==> flow/design.v <==
module spi_8byte (
    input wire clk,
    input wire rst_n,
    input wire sclk,
    input wire mosi,
    input wire ss,
    output wire miso,
    input wire pm,
    input wire [15:0] rate_inst,
    input wire [15:0] rate_avg,
    input wire [7:0] bpm_short_avg,
    input wire [7:0] bpm_long_avg,
    input wire [5:0] rr_short_avg,
    input wire [5:0] rr_long_avg,
    input wire pedal_flag,
    input wire expression_flag,
    input wire bpm_flag,
    input wire rr_flag,
    output reg [63:0] rx_data
);
    reg [1:0] sclk_sync, ss_sync, mosi_sync, pm_sync;
    always @(posedge clk) begin
        sclk_sync <= {sclk_sync[0], sclk};
        ss_sync <= {ss_sync[0], ss};
        mosi_sync <= {mosi_sync[0], mosi};
        pm_sync <= {pm_sync[0], pm};
    end
    wire sclk_rising = (sclk_sync == 2'b01);
    wire sclk_falling = (sclk_sync == 2'b10);
    wire ss_active = ~ss_sync[1];
    reg [5:0] bit_cnt;         
    reg [63:0] rx_buffer;
    reg [63:0] tx_buffer;
    reg miso_reg;
    assign miso = miso_reg;
    wire [63:0] tx_pack = {
        rate_inst,                               
        rate_avg,                                
        bpm_long_avg,                            
        bpm_short_avg,                           
        rr_long_avg [5:0],                       
        rr_short_avg[5:0],                       
        pedal_flag,                              
        (expression_flag | bpm_flag | rr_flag),   
        1'b0, pm_sync[1]                         
    };
    reg [63:0] tx_next;             
    always @(posedge clk or negedge rst_n) begin
        if (!rst_n) begin
            bit_cnt  <= 6'd0;
            rx_buffer <= 64'd0;
            tx_buffer <= 64'd0;
            rx_data <= 64'd0;
            miso_reg <= 1'b0;
        end else begin
            if (!ss_active) begin
                bit_cnt <= 6'd0;
                miso_reg <= 1'b0;
            end else begin
                if (sclk_falling) begin
                    rx_buffer <= {rx_buffer[62:0], mosi_sync[1]};
                    bit_cnt <= bit_cnt + 6'd1;
                    if (bit_cnt == 6'd63) begin
                        rx_data <= {rx_buffer[62:0], mosi_sync[1]};
                    end
                end
                if (sclk_rising) begin
                    if (bit_cnt == 6'd0) begin
                        tx_next = tx_pack;           
                    end else begin
                        tx_next = tx_buffer;         
                    end
                    miso_reg  <= tx_next[63];            
                    tx_buffer <= {tx_next[62:0], 1'b0}; 
                end
            end
        end
    end
endmodule
module multi_clock_divider (
    input wire clk,
    input wire rst_n,
    output reg tick_1hz,
    output reg tick_10hz
);
    reg [26:0] cnt_1hz;
    reg [23:0] cnt_10hz;
    localparam MAX_1HZ   = 27'd4_999;         
    localparam MAX_10HZ  = 24'd499;           
    always @(posedge clk or negedge rst_n) begin
        if (!rst_n) begin
            cnt_1hz <= 0;
            cnt_10hz <= 0;
            tick_1hz <= 0;
            tick_10hz <= 0;
        end else begin
            if (cnt_1hz == MAX_1HZ) begin
                cnt_1hz <= 0;
                tick_1hz <= 1;
            end else begin
                cnt_1hz <= cnt_1hz + 1;
                tick_1hz <= 0;
            end
            if (cnt_10hz == MAX_10HZ) begin
                cnt_10hz <= 0;
                tick_10hz <= 1;
            end else begin
                cnt_10hz <= cnt_10hz + 1;
                tick_10hz <= 0;
            end
        end
    end
endmodule
module check_pedal (
    input wire clk,
    input wire rst_n,
    input wire tick_10hz,
    input wire [7:0] pedal_buffer,
    output reg pedal_flag,
    output reg [15:0] rate_inst,
    output reg [15:0] rate_avg
);
    localparam [15:0] THRESH_LOW = 16'd25;     
    localparam [15:0] THRESH_HIGH = 16'd75;    
    localparam [15:0] THRESH_PEAK = 16'd99;    
    reg [7:0] pedal_curr;
    reg [7:0] pedal_prev;
    reg [15:0] rate_next;        
    reg [15:0] fir_reg [0:7];   
    reg [13:0] fir_sum;          
    reg [13:0] fir_sum_next;     
    reg [3:0] filled;            
    reg signed [9:0] diff_sample;    
    reg [9:0] delta_pos;             
    integer i;
    always @(posedge clk or negedge rst_n) begin
        if (!rst_n) begin
            pedal_flag <= 1'b0;
            pedal_curr <= 8'd0;
            pedal_prev <= 8'd0;
            rate_inst <= 16'd0;
            rate_next <= 16'd0;
            rate_avg <= 16'd0;
            for (i=0; i<8; i=i+1) fir_reg[i] <= 16'd0;
            fir_sum <= 14'd0;
            fir_sum_next <= 14'd0;
            filled <= 4'd0;
        end
        else if (tick_10hz) begin
            diff_sample = $signed({1'b0, pedal_buffer}) - $signed({1'b0, pedal_curr});
            delta_pos = (diff_sample > 0) ? diff_sample[9:0] : 10'd0;   
            rate_next = delta_pos * 16'd10;                             
            fir_sum_next = fir_sum - fir_reg[7] + rate_next;
            for (i=7; i>0; i=i-1) begin
                fir_reg[i] <= fir_reg[i-1];
            end
            fir_reg[0] <= rate_next;
            rate_inst <= rate_next;
            fir_sum <= fir_sum_next;
            rate_avg <= {2'b00, fir_sum_next} >> 3;   
            if (filled == 4'd8) begin
                if ( ((rate_next >= THRESH_LOW) && ( (fir_sum_next >> 3) >= THRESH_HIGH )) || (rate_next >= THRESH_PEAK) )
                    pedal_flag <= 1'b1;
                else
                    pedal_flag <= 1'b0;
            end
            else begin
                pedal_flag <= 1'b0;
            end
            pedal_prev <= pedal_curr;
            pedal_curr <= pedal_buffer;
            if (filled < 4'd8) filled <= filled + 4'd1;
        end
    end
endmodule
module check_expression(
    input wire clk,
    input wire rst_n,
    input wire [7:0] expression_buffer,
    output reg expression_flag
);
    localparam [7:0] exp_surprized = 8'd4;
    always @(posedge clk or negedge rst_n) begin
        if (!rst_n) begin
            expression_flag <= 1'b0;
        end
        else begin
            expression_flag <= (expression_buffer == exp_surprized);
        end
    end
endmodule
module check_bpm (
    input wire clk,
    input wire rst_n,
    input wire tick_10hz,
    input wire [7:0] bpm_buffer,
    output reg bpm_flag,
    output reg [7:0] short_avg,
    output reg [7:0] long_avg
);
    localparam integer SHORT_SAMPLES = 8;    
    localparam integer LONG_SAMPLES = 64;    
    localparam integer SUMS_WIDTH_S = 11;    
    localparam integer SUMS_WIDTH_L = 14;    
    reg [7:0] fir_short [0:SHORT_SAMPLES-1];
    reg [7:0] fir_long [0:LONG_SAMPLES-1];
    reg [SUMS_WIDTH_S-1:0] sum_short;
    reg [SUMS_WIDTH_L-1:0] sum_long;
    reg [3:0] filled_short;  
    reg [6:0] filled_long;   
    reg [7:0] prev_tail_s, prev_tail_l;      
    reg [SUMS_WIDTH_S-1:0] sum_short_next;
    reg [SUMS_WIDTH_L-1:0] sum_long_next;
    reg [SUMS_WIDTH_S+5-1:0] lhs;   
    reg [SUMS_WIDTH_L+3-1:0] rhs;   
    integer i;
    always @(posedge clk or negedge rst_n) begin
        if (!rst_n) begin
            bpm_flag <= 1'b0;
            sum_short <= {SUMS_WIDTH_S{1'b0}};
            sum_long <= {SUMS_WIDTH_L{1'b0}};
            filled_short <= 4'd0;
            filled_long <= 7'd0;
            short_avg <= 8'd0;
            long_avg <= 8'd0;
            for (i=0; i<SHORT_SAMPLES; i=i+1) fir_short[i] <= 8'd0;
            for (i=0; i<LONG_SAMPLES; i=i+1) fir_long[i]  <= 8'd0;
            prev_tail_s <= 8'd0;
            prev_tail_l <= 8'd0;
            sum_short_next <= {SUMS_WIDTH_S{1'b0}};
            sum_long_next <= {SUMS_WIDTH_L{1'b0}}; 
        end
        else if (tick_10hz) begin
            prev_tail_s = fir_short [SHORT_SAMPLES-1];
            prev_tail_l = fir_long [LONG_SAMPLES-1];
            sum_short_next = sum_short - {{(SUMS_WIDTH_S-8){1'b0}}, prev_tail_s} + {{(SUMS_WIDTH_S-8){1'b0}}, bpm_buffer};
            sum_long_next  = sum_long - {{(SUMS_WIDTH_L-8){1'b0}}, prev_tail_l} + {{(SUMS_WIDTH_L-8){1'b0}}, bpm_buffer};
            lhs = {5'd0, sum_short_next} << 5;
            rhs = (sum_long_next * 5);
            if ( (filled_short == SHORT_SAMPLES[3:0]) && (filled_long == LONG_SAMPLES[6:0]) )
                bpm_flag <= (lhs >= rhs);
            else
                bpm_flag <= 1'b0;
            for (i=SHORT_SAMPLES-1; i>0; i=i-1) begin
                fir_short[i] <= fir_short[i-1];
            end
            fir_short[0] <= bpm_buffer;
            for (i=LONG_SAMPLES-1; i>0; i=i-1) begin
                fir_long[i] <= fir_long[i-1];
            end
            fir_long[0] <= bpm_buffer;
            sum_short <= sum_short_next;
            sum_long  <= sum_long_next;
            short_avg <= sum_short_next >> 3;   
            long_avg  <= sum_long_next  >> 6;   
            if (filled_short < SHORT_SAMPLES[3:0]) filled_short <= filled_short + 4'd1;
            if (filled_long  < LONG_SAMPLES[6:0]) filled_long  <= filled_long  + 7'd1;
        end
    end
endmodule
module check_respiration(
    input wire clk,
    input wire rst_n,
    input wire tick_1hz,
    input wire [7:0]  rr_buffer,
    output reg rr_flag,
    output reg [5:0] short_avg,
    output reg [5:0] long_avg
);
    localparam integer SHORT_SAMPLES = 16;       
    localparam integer LONG_SAMPLES = 120;       
    localparam integer SUMS_WIDTH_S = 12;        
    localparam integer SUMS_WIDTH_L = 15;        
    localparam integer CMP_WIDTH = 32;          
    reg [7:0] fir_short [0:SHORT_SAMPLES-1];
    reg [7:0] fir_long [0:LONG_SAMPLES -1];
    reg [SUMS_WIDTH_S-1:0] sum_short, sum_short_next;
    reg [SUMS_WIDTH_L-1:0] sum_long , sum_long_next;
    reg [4:0] filled_short;  
    reg [6:0] filled_long;   
    reg [7:0] prev_tail_s, prev_tail_l;
    reg [CMP_WIDTH-1:0] lhs, rhs;
    reg [7:0] short_avg8;
    reg [7:0] long_avg8;
    integer i;
    always @(posedge clk or negedge rst_n) begin
        if (!rst_n) begin
            rr_flag <= 1'b0;
            sum_short <= {SUMS_WIDTH_S{1'b0}};
            sum_long <= {SUMS_WIDTH_L{1'b0}};
            sum_short_next <= {SUMS_WIDTH_S{1'b0}};
            sum_long_next <= {SUMS_WIDTH_L{1'b0}};
            filled_short <= 5'd0;
            filled_long <= 7'd0;
            short_avg <= 6'd0;
            long_avg <= 6'd0;
            short_avg8 <= 8'd0;
            long_avg8 <= 8'd0;
            for (i=0; i<SHORT_SAMPLES; i=i+1) fir_short[i] <= 8'd0;
            for (i=0; i<LONG_SAMPLES;  i=i+1) fir_long[i] <= 8'd0;
            prev_tail_s <= 8'd0;
            prev_tail_l <= 8'd0;
        end
        else if (tick_1hz) begin
            prev_tail_s = fir_short[SHORT_SAMPLES-1];
            prev_tail_l = fir_long [LONG_SAMPLES -1];
            sum_short_next = sum_short - {{(SUMS_WIDTH_S-8){1'b0}}, prev_tail_s} + {{(SUMS_WIDTH_S-8){1'b0}}, rr_buffer};
            sum_long_next  = sum_long- {{(SUMS_WIDTH_L-8){1'b0}}, prev_tail_l} + {{(SUMS_WIDTH_L-8){1'b0}}, rr_buffer};
            lhs = {{(CMP_WIDTH-SUMS_WIDTH_S){1'b0}}, sum_short_next} * 32'd2400;
            rhs = {{(CMP_WIDTH-SUMS_WIDTH_L){1'b0}}, sum_long_next } * 32'd368;
            if ( (filled_short == SHORT_SAMPLES[4:0]) && (filled_long == LONG_SAMPLES[6:0]) )
                rr_flag <= (lhs >= rhs);
            else
                rr_flag <= 1'b0;
            for (i=SHORT_SAMPLES-1; i>0; i=i-1) begin
                fir_short[i] <= fir_short[i-1];
            end
            fir_short[0] <= rr_buffer;
            for (i=LONG_SAMPLES-1; i>0; i=i-1) begin
                fir_long[i] <= fir_long[i-1];
            end
            fir_long[0] <= rr_buffer;
            sum_short <= sum_short_next;
            sum_long <= sum_long_next;
            short_avg8 <= sum_short_next >> 4;        
            long_avg8 <= sum_long_next  / 8'd120;    
            if (short_avg8 > 8'd63) 
                short_avg <= 6'd63;
            else
                short_avg <= short_avg8[5:0];
            if (long_avg8  > 8'd63)
                long_avg  <= 6'd63;
            else 
                long_avg  <= long_avg8[5:0];
            if (filled_short < SHORT_SAMPLES[4:0]) filled_short <= filled_short + 5'd1;
            if (filled_long  < LONG_SAMPLES[6:0])  filled_long  <= filled_long  + 7'd1;
        end
    end
endmodule
module drive_device (
    input wire clk,
    input wire rst_n,
    input wire pedal_flag,
    input wire expression_flag,
    input wire bpm_flag,
    input wire rr_flag,
    output wire pm,
    output reg drive
);
    parameter CLK_FREQ = 5_000;          
    parameter HIGH_SEC = 1;              
    parameter LOW_SEC = 2;               
    localparam S_IDLE = 2'b00;
    localparam S_HIGH = 2'b01;
    localparam S_LOW = 2'b10;
    localparam HIGH_COUNT = CLK_FREQ * HIGH_SEC;  
    localparam LOW_COUNT = CLK_FREQ * LOW_SEC;   
    reg [1:0] state;
    reg [31:0] counter;  
    assign pm = pedal_flag && (expression_flag || bpm_flag || rr_flag);
    always @(posedge clk or negedge rst_n) begin
        if (!rst_n) begin
            state <= S_IDLE;
            counter <= 32'd0;
            drive <= 1'b0;
        end else begin
            case (state)
                S_IDLE: begin
                    drive <= 1'b0;
                    if (pm) begin
                        state <= S_HIGH;
                        counter <= HIGH_COUNT - 1;
                        drive <= 1'b1;
                    end
                end
                S_HIGH: begin
                    drive <= 1'b1;
                    if (counter != 0) begin
                        counter <= counter - 1'b1;
                    end else begin
                        state <= S_LOW;
                        counter <= LOW_COUNT - 1;
                        drive <= 1'b0;
                    end
                end
                S_LOW: begin
                    drive <= 1'b0;
                    if (counter != 0) begin
                        counter <= counter - 1'b1;
                    end else begin
                        state <= S_IDLE;
                    end
                end
                default: begin
                    state <= S_IDLE;
                    counter <= 32'd0;
                    drive <= 1'b0;
                end
            endcase
        end
    end
endmodule
module PMPD(
    input wire clk,
    input wire rst_n,
    input wire sclk,
    input wire mosi,
    input wire ss,
    output wire miso,            
    output wire drive
);
    wire [63:0] state_buffer;
    wire pm;
    wire [15:0] rate_inst;
    wire [15:0] rate_avg;
    wire [7:0] bpm_short_avg;
    wire [7:0] bpm_long_avg;
    wire [5:0] rr_short_avg;
    wire [5:0] rr_long_avg;
    wire pedal_flag;
    wire expression_flag;
    wire bpm_flag;
    wire rr_flag;
    spi_8byte spi (
        .clk(clk),
        .rst_n(rst_n),
        .sclk(sclk),
        .mosi(mosi),
        .ss(ss), 
        .miso(miso), 
        .pm(pm),
        .rate_inst(rate_inst),
        .rate_avg(rate_avg),
        .bpm_short_avg(bpm_short_avg),
        .bpm_long_avg(bpm_long_avg),
        .rr_short_avg(rr_short_avg),
        .rr_long_avg(rr_long_avg),
        .pedal_flag(pedal_flag),
        .expression_flag(expression_flag),
        .bpm_flag(bpm_flag),
        .rr_flag(rr_flag),
        .rx_data(state_buffer)
    );
    wire tick_1hz;
    wire tick_10hz;
    multi_clock_divider prescaler(
        .clk(clk),
        .rst_n(rst_n),
        .tick_1hz(tick_1hz),
        .tick_10hz(tick_10hz)
    );
    check_pedal check_pedal(
        .clk(clk),
        .rst_n(rst_n),
        .tick_10hz(tick_10hz),
        .pedal_buffer(state_buffer[31:24]),
        .pedal_flag(pedal_flag),
        .rate_inst(rate_inst),
        .rate_avg(rate_avg)
    );
    check_expression check_expression(
        .clk(clk),
        .rst_n(rst_n),
        .expression_buffer(state_buffer[23:16]),
        .expression_flag(expression_flag)        
    );
    check_bpm check_bpm(
        .clk(clk),
        .rst_n(rst_n),
        .tick_10hz(tick_10hz),
        .bpm_buffer(state_buffer[15:8]),
        .bpm_flag(bpm_flag),
        .short_avg(bpm_short_avg),
        .long_avg(bpm_long_avg)
    );
    check_respiration check_respiration(
        .clk(clk),
        .rst_n(rst_n),
        .tick_1hz(tick_1hz),
        .rr_buffer(state_buffer[7:0]),
        .rr_flag(rr_flag),
        .short_avg(rr_short_avg),
        .long_avg(rr_long_avg)
    );
    drive_device drive_device(
        .clk(clk),
        .rst_n(rst_n),
        .pedal_flag(pedal_flag),
        .expression_flag(expression_flag),
        .bpm_flag(bpm_flag),
        .rr_flag(rr_flag),
        .pm(pm),
        .drive(drive)
    );
endmodule
# Step by step through the tools: PMPD
# Each step is given for the RTL above and for the edited RTL.
# Lines under "orig" count in the file above, lines under "edited" in the edited file.
# "diff": "edited" minus "orig" as printed here. "rel_change_pct": 100 x difference / "orig".
# Operators carry their Yosys type and port widths (W data, S select, Z words).
# Library cell names are shortened.
# The mark -- stands for no value.
# design
design,PMPD
clk_port,clk
cell_library,sky130hd
pvt_corner,tt_025C_1v80

# Diff
# The edit as a unified diff against the file above.
# This change comes from a script, not from a designer; no optimisation was intended.
# begin of diff
@@ -272,5 +272,5 @@
     localparam integer SUMS_WIDTH_S = 12;        
     localparam integer SUMS_WIDTH_L = 15;        
-    localparam integer CMP_WIDTH = 32;          
+    localparam integer CMP_WIDTH = 24;          
     reg [7:0] fir_short [0:SHORT_SAMPLES-1];
     reg [7:0] fir_long [0:LONG_SAMPLES -1];
# end of diff

# Elaborated design
# Source: Yosys, flattened and elaborated. Widths are those after wreduce. Registers that Yosys merges into a memory's read port (data or address) are not register bits. Print and check cells do not count. Equal cells are merged and count once.
# op_classes
item,orig,edited,diff,rel_change_pct
addsub,20,20,0,0.00
n_mul,4,4,0,0.00
n_div,1,1,0,0.00
n_cmp,13,13,0,0.00
eq_ne,17,17,0,0.00
muxes,27,27,0,0.00
bitwise,3,3,0,0.00
reduce_and_logical,22,22,0,0.00
# op_table
operator,orig,edited,diff,rel_change_pct
$ge A32 B32 Y1,1,0,-1,-100.00
$ge A24 B24 Y1,0,1,1,--
# Operator kinds equal on both sides are left out: 64.
# word_totals
item,orig,edited,diff,rel_change_pct
register_bits,1965,1965,0,0.00
input_bits,5,5,0,0.00
output_inout_bits,2,2,0,0.00
wordCells,337,337,0,0.00

# Longest topological paths
# Longest topological path by Yosys (ltp), each cell counted once; first at word level (registers and memories cut), then after technology mapping (sequential cells cut; the memories' decode and read muxes count).
# logic_depth
item,orig,edited,diff,rel_change_pct
depth_word,10,10,0,0.00
ABC_AREA,0,0,--,--
ltp_mapped,35,36,1,2.86
ltp_nobuf,35,36,1,2.86

# After synthesis
# Source: synth_stat.txt of the flow (Yosys; design flattened, memories mapped). It holds for the ABC_AREA given above (unset counts as 0); a run with the other value may have another netlist.
# synth_totals
item,orig,edited,diff,rel_change_pct
stdcells,5891,5906,15,0.25
synth_area_mm2,0.0821851,0.0824628,0.0002777,0.34
seqArea_mm2,0.0482575,0.0482575,0.0000000,0.00
ffs,1930,1930,0,0.00
buf_cells,240,242,2,0.83
# by_type
cell_type,orig,edited,diff,rel_change_pct
a21oi_1,130,114,-16,-12.31
nand4_1,27,16,-11,-40.74
nor2b_1,21,31,10,47.62
xnor2_1,137,130,-7,-5.11
nor4_1,24,17,-7,-29.17
nand2b_1,20,27,7,35.00
nor3_1,19,26,7,36.84
o21a_1,13,20,7,53.85
nand2_1,218,212,-6,-2.75
nand3_1,47,53,6,12.77
a211o_1,3,9,6,200.00
mux2_2,1639,1644,5,0.31
o21bai_1,39,34,-5,-12.82
clkbuf_1,217,221,4,1.84
o311ai_0,4,0,-4,-100.00
nand4b_1,0,4,4,--
nor2_1,151,148,-3,-1.99
a21boi_0,8,11,3,37.50
# Cell types equal on both sides are left out: 22.
# Not every row of either side is listed.
# By module: a second synthesis without flattening, with its own total; a netlist apart from the flattened one above.
# unflattened
item,orig,edited,diff,rel_change_pct
cells_unflattened,6219,6219,0,0.00
hier_area_mm2,0.0861601,0.0861601,0.0000000,0.00
# Rows give one instance, submodules left out.
# by_module_orig
mod,instances,cells,area_mm2,mod_seq_area_mm2
check_respiration,1,2991,0.0435305,0.0255245
check_bpm,1,1559,0.022957,0.0137382
spi_8byte,1,674,0.0084556,0.0050899
check_pedal,1,546,0.0066551,0.0032531
multi_clock_divider,1,219,0.0024236,0.0013263
drive_device,1,226,0.0020933,0.0009021
check_expression,1,4,0.000045,0.000025
PMPD,1,0,0,0
# by_module_edited
mod,instances,cells,area_mm2,mod_seq_area_mm2
check_respiration,1,2991,0.0435305,0.0255245
check_bpm,1,1559,0.022957,0.0137382
spi_8byte,1,674,0.0084556,0.0050899
check_pedal,1,546,0.0066551,0.0032531
multi_clock_divider,1,219,0.0024236,0.0013263
drive_device,1,226,0.0020933,0.0009021
check_expression,1,4,0.000045,0.000025
PMPD,1,0,0,0

# Timing after synthesis
# Source: OpenSTA report_checks on the synthesized netlist (no wires, ideal clock, input and output delay 20% of the period each), path of least setup slack; recovery checks are left aside. Register names are those of the netlist, which keeps one name where synthesis merged equal registers.
# synth_timing
item,orig,edited,diff,rel_change_pct
path_kind,register -> register,register -> register,--,--
startpoint,register check_respiration.fir_long[119][1],register check_respiration.fir_long[119][1],--,--
endpoint,register check_respiration.rr_flag,register check_respiration.rr_flag,--,--
tclk_ns,10.0,10.0,0.0,0.00
setup_ns,0.128,0.131,0.003,--
launch_ns,0.000,0.000,0.000,--
t_arrival_ns,6.650,7.155,0.505,7.59
t_required_ns,9.872,9.869,-0.003,-0.03
slack_ns,3.222,2.713,-0.509,--
delay_ns,6.778,7.286,0.508,7.49
path_stages,31,32,1,3.23
period_less_setup_slack_ns,6.778,7.287,0.509,7.51
# "delay_ns" is the arrival time less input delay plus setup time.
# "path_stages": output pins that drive a net of the path, with the launching flip-flop's if there is one; two outputs of one cell count as two.
# "period_less_setup_slack_ns" = period - worst setup slack (recovery checks aside). The figure is calculated, with input and output delays left at 20% of the set period.
# The rows between start and end are the longest chain of elaborated cells between them; the timing report does not say that the signal goes this way. Where chains are equally long, one stands for them.
# A line is the first line of the expression or statement that the cell stems from. Yosys adds cells for indexed reads and writes and turns some case tables into memories.
# A register here has more assigning lines than the two given.
# synth_between_orig
path_cell_list,dfrtp_1 -> fa_1 -> inv_1 -> fa_1 -> a21o_1 -> a221oi_1 -> xor2_1 -> inv_1 -> ha_1 -> inv_1 -> fa_1 -> inv_1 -> fa_1 -> ha_1 -> inv_1 -> a21oi_1 -> o21ai_0 -> a21boi_0 -> o21ai_0 -> a21boi_0 -> o21ai_0 -> a21oi_1 -> o21ai_0 -> nand2b_1 -> a21o_1 -> a21oi_1 -> xor2_1 -> ha_1 -> a2111oi_0 -> o21a_1 -> o21ai_0
elab_chain_len,5
cone_cells,5
lines_between,4
cone_classes,2 x add/sub; 1 x mul; 1 x compare; 1 x mux
# synth_lines_orig
item,line_no,source
from (decl),276,reg [7:0] fir_long [0:LONG_SAMPLES -1];
from (assign),300,for (i=0; i<LONG_SAMPLES;  i=i+1) fir_long[i] <= 8'd0;
from (assign),320,fir_long[i] <= fir_long[i-1];
$sub A15 B8 Y15,308,"sum_long_next  = sum_long- {{(SUMS_WIDTH_L-8){1'b0}}, prev_tail_l} + {{(SUMS_WIDTH_L-8){1'b0}}, rr_buffer};"
$add A15 B8 Y15,308,
$mul A15 B5 Y20,310,"rhs = {{(CMP_WIDTH-SUMS_WIDTH_L){1'b0}}, sum_long_next } * 32'd368;"
$ge A32 B32 Y1,312,rr_flag <= (lhs >= rhs);
$mux W1,311,if ( (filled_short == SHORT_SAMPLES[4:0]) && (filled_long == LONG_SAMPLES[6:0]) )
to (assign),312,
to (assign),314,rr_flag <= 1'b0;
to (decl),266,"output reg rr_flag,"
# synth_between_edited
path_cell_list,dfrtp_1 -> fa_1 -> inv_1 -> ha_1 -> a211oi_1 -> o21bai_1 -> a21oi_1 -> o21bai_1 -> a21oi_1 -> xor2_1 -> clkinv_1 -> ha_1 -> inv_1 -> fa_1 -> inv_1 -> fa_1 -> ha_1 -> inv_1 -> o21ai_0 -> a21oi_1 -> o21ai_0 -> a21oi_1 -> nand2b_1 -> a21oi_1 -> o31a_1 -> o41ai_1 -> xor2_1 -> ha_1 -> o2111ai_1 -> nor3_1 -> a21boi_0 -> or3_1
elab_chain_len,5
cone_cells,5
lines_between,4
cone_classes,2 x add/sub; 1 x mul; 1 x compare; 1 x mux
# synth_lines_edited
item,line_no,source
from (decl),276,reg [7:0] fir_long [0:LONG_SAMPLES -1];
from (assign),300,for (i=0; i<LONG_SAMPLES;  i=i+1) fir_long[i] <= 8'd0;
from (assign),320,fir_long[i] <= fir_long[i-1];
$sub A15 B8 Y15,308,"sum_long_next  = sum_long- {{(SUMS_WIDTH_L-8){1'b0}}, prev_tail_l} + {{(SUMS_WIDTH_L-8){1'b0}}, rr_buffer};"
$add A15 B8 Y15,308,
$mul A15 B5 Y20,310,"rhs = {{(CMP_WIDTH-SUMS_WIDTH_L){1'b0}}, sum_long_next } * 32'd368;"
$ge A24 B24 Y1,312,rr_flag <= (lhs >= rhs);
$mux W1,311,if ( (filled_short == SHORT_SAMPLES[4:0]) && (filled_long == LONG_SAMPLES[6:0]) )
to (assign),312,
to (assign),314,rr_flag <= 1'b0;
to (decl),266,"output reg rr_flag,"

# Worst path after layout
# From the final timing report of each run of pair A: the path of least setup slack in the routed layout; clock arrival at registers is part of the times.
# layout_timing
item,orig,edited,diff,rel_change_pct
path_kind,register -> register,register -> register,--,--
startpoint,register (name not given),register (name not given),--,--
endpoint,register check_respiration.rr_flag,register check_respiration.rr_flag,--,--
tclk_ns,8.01,8.01,0.00,0.00
setup_ns,0.12,0.12,0.00,--
launch_ns,0.80,0.82,0.02,2.50
t_arrival_ns,7.96,8.03,0.07,0.88
t_required_ns,8.67,8.69,0.02,0.23
slack_ns,0.72,0.66,-0.06,--
path_stages,32,34,2,6.25
# The rows between start and end are the longest chain of elaborated cells between them; the timing report does not say that the signal goes this way. Where chains are equally long, one stands for them.
# A register here has more assigning lines than the two given.
# layout_between_orig
path_cell_list,dfrtp_1 -> fa_1 -> inv_1 -> fa_1 -> a21o_1 -> a21oi_1 -> o21bai_1 -> a21oi_1 -> xnor2_1 -> ha_1 -> ha_1 -> inv_1 -> fa_1 -> fa_1 -> inv_1 -> ha_1 -> o21ai_0 -> a21boi_0 -> o21ai_0 -> a21boi_0 -> o21ai_0 -> a21boi_0 -> o21ai_0 -> nand2b_1 -> a21oi_1 -> nor2b_1 -> nor2_1 -> xnor2_1 -> ha_1 -> a2111oi_0 -> o21a_1 -> o21ai_0
elab_chain_len,5
cone_cells,5
lines_between,4
cone_classes,2 x add/sub; 1 x mul; 1 x compare; 1 x mux
# layout_lines_orig
item,line_no,source
$sub A12 B8 Y12,307,"sum_short_next = sum_short - {{(SUMS_WIDTH_S-8){1'b0}}, prev_tail_s} + {{(SUMS_WIDTH_S-8){1'b0}}, rr_buffer};"
$add A12 B8 Y12,307,
$mul A12 B7 Y19,309,"lhs = {{(CMP_WIDTH-SUMS_WIDTH_S){1'b0}}, sum_short_next} * 32'd2400;"
$ge A32 B32 Y1,312,rr_flag <= (lhs >= rhs);
$mux W1,311,if ( (filled_short == SHORT_SAMPLES[4:0]) && (filled_long == LONG_SAMPLES[6:0]) )
to (assign),312,
to (assign),314,rr_flag <= 1'b0;
to (decl),266,"output reg rr_flag,"
# layout_between_edited
path_cell_list,dfrtp_1 -> fa_1 -> inv_1 -> ha_1 -> a21o_1 -> a21oi_2 -> o21bai_1 -> a21oi_2 -> o21bai_1 -> a21oi_2 -> xnor2_1 -> ha_1 -> ha_1 -> inv_1 -> fa_1 -> inv_1 -> fa_1 -> ha_1 -> a21boi_1 -> o21ai_1 -> a21boi_0 -> o21ai_1 -> a21boi_1 -> o21ai_1 -> a21boi_0 -> o21ai_0 -> nand2b_1 -> a21o_1 -> a21o_1 -> ha_1 -> o2111ai_1 -> nor3_2 -> a21boi_0 -> or3_1
elab_chain_len,5
cone_cells,5
lines_between,4
cone_classes,2 x add/sub; 1 x mul; 1 x compare; 1 x mux
# layout_lines_edited
item,line_no,source
$sub A12 B8 Y12,307,"sum_short_next = sum_short - {{(SUMS_WIDTH_S-8){1'b0}}, prev_tail_s} + {{(SUMS_WIDTH_S-8){1'b0}}, rr_buffer};"
$add A12 B8 Y12,307,
$mul A12 B7 Y19,309,"lhs = {{(CMP_WIDTH-SUMS_WIDTH_S){1'b0}}, sum_short_next} * 32'd2400;"
$ge A24 B24 Y1,312,rr_flag <= (lhs >= rhs);
$mux W1,311,if ( (filled_short == SHORT_SAMPLES[4:0]) && (filled_long == LONG_SAMPLES[6:0]) )
to (assign),312,
to (assign),314,rr_flag <= 1'b0;
to (decl),266,"output reg rr_flag,"

# Layout results
# Both versions went through the flow (Yosys, OpenROAD) with the same settings in each pair. Constraints: input delay and output delay 20% of the set period each, output load 0.01 pF.
# settings_pair_A
period_ns,8.01
CAP_MARGIN,20
CORE_MARGIN,2
CORE_UTILIZATION,40
SLEW_MARGIN,20
# measured_pair_A
item,orig,edited,diff,rel_change_pct
yosys_chip_area_mm2,0.0821851,0.0824628,0.0002777,0.34
die_mm2,0.209105,0.209805,0.000700,0.33
final_cell_area_mm2,0.0921496,0.0924499,0.0003003,0.33
layout_utilization_pct,45.1,45.1,0.0,--
timing.setup.ws_ns,0.719,0.664,-0.055,--
timing.setup.tns_ns,0.000,0.000,0.000,--
holdWs_ns,0.327,0.328,0.001,--
totalPower_uw,19445,19363,-82,-0.42
period_reached_ns,7.291,7.346,0.055,0.75
# settings_pair_B
CORE_ASPECT_RATIO,0.83
CORE_UTILIZATION,67
CTS_CLUSTER_SIZE,65
HOLD_SLACK_MARGIN,0.12
PLACE_DENSITY_LB_ADDON,0.04
SLEW_MARGIN,0
period_ns,7.41
CAP_MARGIN,20
CORE_MARGIN,2
# measured_pair_B
item,orig,edited,diff,rel_change_pct
yosys_chip_area_mm2,0.0821851,0.0824628,0.0002777,0.34
die_mm2,0.125494,0.125912,0.000418,0.33
final_cell_area_mm2,0.0901102,0.0911362,0.0010260,1.14
layout_utilization_pct,73.7,74.5,0.8,--
timing.setup.ws_ns,0.575,0.363,-0.212,--
timing.setup.tns_ns,0.000,0.000,0.000,--
holdWs_ns,0.332,0.329,-0.003,--
totalPower_uw,20093,20430,337,1.68
period_reached_ns,6.835,7.047,0.212,3.10
# By "period_reached_ns" is meant the clock period of the run minus its worst setup slack. This is arithmetic on one report: input and output delays are still those of the set period (20% each).
# "totalPower_uw" rests on the timing tool's default activity at the inputs, not on a simulated workload.
